==> flow/design.v <==
module calculator(
	input newkey,
	input [4:0] keycode,
	input clk,
	input rst,
	output reg [19:0] x,
	output reg led							 
	);
	localparam PLUS = 1'd0;					 
	localparam TIMES = 1'd1;				 
	localparam CLEAR20 = 20'd0;				 
	localparam CLEAR2 = 2'd0;				 
	localparam CLEAR1 = 1'd0;				 
	reg [19:0] y;
	reg op;
	reg [19:0] nextX;
	reg [19:0] nextY;
	reg nextOp;
	reg nextLED;
	reg [2:0] select;
	wire [19:0] sum;
	wire [19:0] product;
	wire [19:0] result;
	wire [19:0] ovp;						 
	wire ovs;								 
	always @ (posedge clk)
		begin
			if (rst)
				begin
					x <= CLEAR20;
					y <= CLEAR20;
					op <= CLEAR1;
					led <= CLEAR1;
				end
			else
				begin
					x <= nextX;
					y <= nextY;
					op <= nextOp;
					led <= nextLED;
				end
		end
  always @ (select, x, y, op, led, result, ovp, ovs, keycode)
		case(select)
			3'd0:						 
				begin
              		nextX = x;
					nextY = y;
					nextOp = op;
					nextLED = led;
				end
			3'd1:						 
				begin
              		nextX = CLEAR20;
					nextY = x;
					nextOp = PLUS;
					nextLED = CLEAR1;
				end
			3'd2:						 
				begin
              		nextX = CLEAR20;
					nextY = x;
					nextOp = TIMES;
					nextLED = CLEAR1;
				end
			3'd3:						 
				begin
              		nextX = result;
					nextY = y;
					nextOp = op;
					nextLED = op ? (ovp != 0) : ovs;
				end	
			3'd4:						 
				begin
              		nextX = CLEAR20;
					nextY = CLEAR20;
					nextOp = CLEAR1;				 
					nextLED = CLEAR1;
				end
			3'd7:						 
				begin
              		nextX = {x[15:0],keycode[3:0]};	 
					nextY = y;
					nextOp = op;
					nextLED = CLEAR1;
				end
			default:					 
				begin
              		nextX = x;
					nextY = y;
					nextOp = op;
					nextLED = led;
				end
		endcase
	always @ (newkey, keycode)
		begin
			if(!newkey)	select <= 3'd0;				 
			else if(keycode[4]) select <= 3'd7;		 
			else select <= keycode[2:0];			 
		end
	assign result = op ? product : sum;				 
	assign {ovp, product} = x * y;					 
	assign {ovs, sum} = x + y;						 
endmodule	
Reports on calculator
The steps from the RTL of calculator to its reports follow in flow order.
Line numbers count from 1 in the design file above.
Library cell names are shortened.
{ "design": {"top_module": "calculator", "clk_port": "clk", "library": "sky130hd", "pvt_corner": "tt_025C_1v80"} }

Elaborated design
Yosys after proc, flatten, opt, wreduce and memory -nomap, before mapping. Memory bits, and registers merged into a memory's read port (data or address), are not among the register bits. Print and check cells are not counted. Equal cells are merged and count once.
{ "word_totals": {"register_bits": 42, "clocked_rd_ports_x_width": 0, "latchBits": 0, "n_memories": 0, "mem_bits_rw": 0, "rom_bits": 0} }
{ "op_classes": {"n_mul": 1, "addsub": 1, "n_cmp": 0, "div_mod_pow": 0, "shifts": 0, "bitwise": 0, "equal": 5, "reduce_and_logical": 9, "mux": 8} }
{ "op_table": {"columns": ["op", "count"], "rows": [
  ["20-bit by 20-bit multiplier with 40-bit output", 1],
  ["20-bit parallel mux with 3-bit select", 1],
  ["20-bit parallel mux with 2-bit select", 1],
  ["20-bit by 20-bit adder with 21-bit output", 1],
  ["20-bit nonzero test", 1],
  ["20-bit 2-to-1 mux", 1],
  ["2-bit nonzero test", 3],
  ["3-bit by 2-bit == test with 1-bit output (second input constant)", 2],
  ["3-bit == test (second input constant)", 2],
  ["3-bit 2-to-1 mux", 2],
  ["2-bit OR reduction", 2],
  ["4-bit OR reduction", 1],
  ["1-bit parallel mux with 2-bit select", 2],
  ["3-bit by 1-bit == test with 1-bit output (second input constant)", 1],
  ["3-bit nonzero test", 1],
  ["3-bit OR reduction", 1],
  ["1-bit 2-to-1 mux", 1]
]} }

Logic depth
Yosys ltp: most cells in a row. Word level: on the elaborated netlist, between registers, memories and ports. Mapped: between sequential cells and ports; inverters and the memories' decode and read muxes count.
{ "logic_depth": {"ltp_word": 5, "ABC_AREA": 0, "mapped_depth": 27} }

Mapped cells and area
Source: synth_stat.txt of the flow (Yosys; design flattened, memories mapped). It holds for the ABC_AREA given above (unset counts as 0); a run with the other value may have another netlist.
Totals and module areas in this step are rounded.
{ "mapped": {"flip_flops": 42, "cells": 1871, "buffers": 112, "sequential_area_um2": 841, "area_um2": 16300} }
{ "by_type": {"columns": ["cell", "count", "type_area_um2"], "rows": [
  ["fa_1", 321, 6.43E+03],
  ["ha_1", 170, 2127.04],
  ["and2_1", 216, 1.35E+03],
  ["inv_1", 326, 1.22E+03],
  ["dfxtp_1", 42, 840.806],
  ["nand2_1", 224, 840.806],
  ["clkbuf_1", 107, 401.635],
  ["a21oi_1", 64, 320.307],
  ["o221a_2", 21, 236.477],
  ["o21ai_0", 41, 205.197],
  ["xnor2_1", 23, 201.443],
  ["nor2_1", 49, 183.926],
  ["a21o_1", 20, 150.144],
  ["xor2_1", 16, 140.134],
  ["nor3_1", 25, 125.12],
  ["a211oi_1", 12, 90.086],
  ["nand3_1", 18, 90.086],
  ["o21a_1", 12, 90.086]
]} }
Not listed: further types 63, cells in them 164.

Worst setup path after synthesis
Source: OpenSTA report_checks on the synthesized netlist (no wires, ideal clock, input and output delay 20% of the period each), path of least setup slack; recovery checks are left aside. Register names are those of the netlist, which keeps one name where synthesis merged equal registers.
{ "synth_path": {"path_type": "flip-flop to flip-flop", "from": "register x[12]", "to": "register led", "tclk_ps": 10000, "setup_ps": 125, "arrival_ps": 6779, "setup_slack_ps": 3096, "stages": 25, "delay_ps": 6904, "synth_period_reached_ps": 6904} }
"delay_ps" is the arrival time less input delay plus setup time.
"stages": output pins that drive a net of the path, with the launching flip-flop's if there is one; two outputs of one cell count as two.
"synth_period_reached_ps" is the clock period less the worst setup slack; recovery checks do not enter. This is arithmetic on one report: input and output delays are still those of the set period (20% each).
The rows between start and end are the longest chain of elaborated cells between them; the timing report does not say that the signal goes this way. Where chains are equally long, one stands for them.
Each line given opens the expression or statement behind the cell; cells for indexed reads and writes are added by Yosys, which also makes memories of some case tables.
{ "synth_between": {"cell_sequence": "dfxtp_1 clkbuf_1 and2_1 fa_1 fa_1 inv_1 fa_1 inv_1 fa_1 fa_1 fa_1 inv_1 fa_1 inv_1 ha_1 clkbuf_1 nand3_1 or4b_1 and3b_1 a21oi_1 mux2i_1 a211oi_1 or4_4 nor4_2 a21oi_1", "elab_chain_cells": 4, "cells_between": 5, "lines_between": 4, "classes_between": "1 x add/sub; 1 x mul; 2 x mux; 1 x reduce/logical"} }
{ "synth_rtl": {"columns": ["item", "line", "text"], "rows": [
  ["from (decl)", 6, "output reg [19:0] x,"],
  ["from (assign)", 30, "x <= CLEAR20;"],
  ["from (assign)", 37, "x <= nextX;"],
  ["20-bit by 20-bit multiplier with 40-bit output", 102, null],
  ["20-bit nonzero test", 71, "nextLED = op ? (ovp != 0) : ovs;"],
  ["1-bit 2-to-1 mux", 71, null],
  ["1-bit parallel mux with 2-bit select", 44, "case(select)"],
  ["to (assign)", 33, "led <= CLEAR1;"],
  ["to (assign)", 40, "led <= nextLED;"],
  ["to (decl)", 7, "output reg led"]
]} }

Worst path after layout
From the final timing report of record 1: the path of least setup slack in the routed layout; clock arrival at registers is part of the times.
The report prints the path's times to 10 ps; the period is as set.
{ "layout_path": {"path_type": "flip-flop to flip-flop", "from": "register y[6]", "to": "register led", "arrival_ps": 7780, "tclk_ps": 7870, "setup_ps": 110, "setup_slack_ps": 280, "stages": 25} }
The rows between start and end are the longest chain of elaborated cells between them; the timing report does not say that the signal goes this way. Where chains are equally long, one stands for them.
{ "layout_between": {"cell_sequence": "dfxtp_1 ha_1 inv_1 fa_1 inv_1 fa_1 inv_1 fa_1 inv_1 fa_1 fa_1 fa_1 inv_1 fa_1 inv_1 ha_1 nand3_1 or4b_1 and3b_1 a21oi_1 mux2i_1 a211oi_1 or4_4 nor4_2 a21oi_1", "elab_chain_cells": 4, "cells_between": 5, "lines_between": 4, "classes_between": "1 x add/sub; 1 x mul; 2 x mux; 1 x reduce/logical"} }
{ "layout_rtl": {"columns": ["item", "line", "text"], "rows": [
  ["from (decl)", 14, "reg [19:0] y;"],
  ["from (assign)", 31, "y <= CLEAR20;"],
  ["from (assign)", 38, "y <= nextY;"],
  ["20-bit by 20-bit multiplier with 40-bit output", 102, null],
  ["20-bit nonzero test", 71, "nextLED = op ? (ovp != 0) : ovs;"],
  ["1-bit 2-to-1 mux", 71, null],
  ["1-bit parallel mux with 2-bit select", 44, "case(select)"],
  ["to (assign)", 33, "led <= CLEAR1;"],
  ["to (assign)", 40, "led <= nextLED;"],
  ["to (decl)", 7, "output reg led"]
]} }

Data sheet: physical implementation of calculator

Measured data: module calculator, platform sky130hd, 3 stored runs of the flow under differing settings, order arbitrary. Input and output delays are each 20% of the period that was set; the output load is 0.01 pF.
"clock_period_reached_ps" means the clock period less the worst setup slack. The figure is calculated, with input and output delays left at 20% of the set period.
"timing.worst_path_ps" means the part of the period allowed to the worst setup path (the constraints hold back 20% at inputs and 20% at outputs) less its slack; where the path has registers, the arrival times of their clocks count too.
By "power_total_mw" is meant OpenSTA's value without simulated activity: inputs other than the clock are taken to toggle once in ten clock periods, and the tool carries that through the logic.
"timing.worst_path_ps" is given in steps of 10 ps.
The measured numbers are rounded.

Record 1
==> flow/run.sh <==
#!/bin/bash
# the make line also repeats the synthesis and layout settings of config.mk as NAME=value (left out here)
make -C /OpenROAD-flow-scripts/flow DESIGN_CONFIG=/design/flow/config.mk WORK_HOME=/design/flow/orfs CLKGATE_MAP_FILE= finish
==> flow/config.mk <==
export PLATFORM = sky130hd
export DESIGN_NAME = calculator
export DESIGN_NICKNAME = calculator
export VERILOG_FILES = /design/flow/design.v
export SDC_FILE = /design/flow/constraint.sdc
export NUM_CORES = 4
export LEC_CHECK = 0
export CAP_MARGIN = 20
export CORE_MARGIN = 2
export CORE_UTILIZATION = 40
export SETUP_SLACK_MARGIN = -0.73
export SLEW_MARGIN = 20
==> flow/constraint.sdc <==
create_clock -name core_clock -period 7.87 [get_ports {clk}]
set_input_delay 1.5740 -clock core_clock [delete_from_list [all_inputs] [get_ports {clk}]]
set_output_delay 1.5740 -clock core_clock [all_outputs]
set_load 0.01 [all_outputs]

==> results of record 1, as JSON <==
{
  "ys_area_um2": 16300,
  "dieArea_um2": 42500,
  "post_route_stdcell_area_um2": 17600,
  "utilization_frac": 0.433,
  "worst_setup_slack_ps": 276,
  "setup_tns_ps": 0,
  "worst_hold_slack_ps": 546,
  "power_total_mw": 1.25,
  "clock_period_reached_ps": 7594,
  "timing.worst_path_ps": 7590,
  "path_kind": "flip-flop to flip-flop"
}

Record 2
==> flow/run.sh <==
#!/bin/bash
# the make line also repeats the synthesis and layout settings of config.mk as NAME=value (left out here)
make -C /OpenROAD-flow-scripts/flow DESIGN_CONFIG=/design/flow/config.mk WORK_HOME=/design/flow/orfs CLKGATE_MAP_FILE= finish
==> flow/config.mk <==
export PLATFORM = sky130hd
export DESIGN_NAME = calculator
export DESIGN_NICKNAME = calculator
export VERILOG_FILES = /design/flow/design.v
export SDC_FILE = /design/flow/constraint.sdc
export NUM_CORES = 4
export LEC_CHECK = 0
export CAP_MARGIN = 20
export CELL_PAD_IN_SITES_DETAIL_PLACEMENT = 2
export CELL_PAD_IN_SITES_GLOBAL_PLACEMENT = 3
export CORE_ASPECT_RATIO = 1.42
export CORE_MARGIN = 10
export CORE_UTILIZATION = 33
export CTS_CLUSTER_DIAMETER = 333
export CTS_CLUSTER_SIZE = 31
export GPL_ROUTABILITY_DRIVEN = 1
export HOLD_SLACK_MARGIN = 0.12
export MAX_ROUTING_LAYER = met5
export MIN_ROUTING_LAYER = met1
export SETUP_SLACK_MARGIN = 3.13
export SLEW_MARGIN = 15
export TNS_END_PERCENT = 95
==> flow/constraint.sdc <==
create_clock -name core_clock -period 13.3 [get_ports {clk}]
set_input_delay 2.6600 -clock core_clock [delete_from_list [all_inputs] [get_ports {clk}]]
set_output_delay 2.6600 -clock core_clock [all_outputs]
set_load 0.01 [all_outputs]

==> results of record 2, as JSON <==
{
  "ys_area_um2": 16300,
  "dieArea_um2": 59000,
  "post_route_stdcell_area_um2": 17400,
  "utilization_frac": 0.355,
  "worst_setup_slack_ps": 5380,
  "setup_tns_ps": 0,
  "worst_hold_slack_ps": 506,
  "power_total_mw": 0.714,
  "clock_period_reached_ps": 7920,
  "timing.worst_path_ps": 7920,
  "path_kind": "flip-flop to flip-flop"
}

Record 3
==> flow/run.sh <==
#!/bin/bash
# the make line also repeats the synthesis and layout settings of config.mk as NAME=value (left out here)
make -C /OpenROAD-flow-scripts/flow DESIGN_CONFIG=/design/flow/config.mk WORK_HOME=/design/flow/orfs CLKGATE_MAP_FILE= finish
==> flow/config.mk <==
export PLATFORM = sky130hd
export DESIGN_NAME = calculator
export DESIGN_NICKNAME = calculator
export VERILOG_FILES = /design/flow/design.v
export SDC_FILE = /design/flow/constraint.sdc
export NUM_CORES = 4
export LEC_CHECK = 0
export CAP_MARGIN = 20
export CELL_PAD_IN_SITES_GLOBAL_PLACEMENT = 1
export CORE_MARGIN = 4
export CORE_UTILIZATION = 40
export GPL_ROUTABILITY_DRIVEN = 0
export PLACE_DENSITY_LB_ADDON = 0.26
export SLEW_MARGIN = 20
==> flow/constraint.sdc <==
create_clock -name core_clock -period 10.3 [get_ports {clk}]
set_input_delay 2.0600 -clock core_clock [delete_from_list [all_inputs] [get_ports {clk}]]
set_output_delay 2.0600 -clock core_clock [all_outputs]
set_load 0.01 [all_outputs]

==> results of record 3, as JSON <==
{
  "ys_area_um2": 16300,
  "dieArea_um2": 44200,
  "post_route_stdcell_area_um2": 17300,
  "utilization_frac": 0.431,
  "worst_setup_slack_ps": 2460,
  "setup_tns_ps": 0,
  "worst_hold_slack_ps": 505,
  "power_total_mw": 0.906,
  "clock_period_reached_ps": 7843,
  "timing.worst_path_ps": 7840,
  "path_kind": "flip-flop to flip-flop"
}
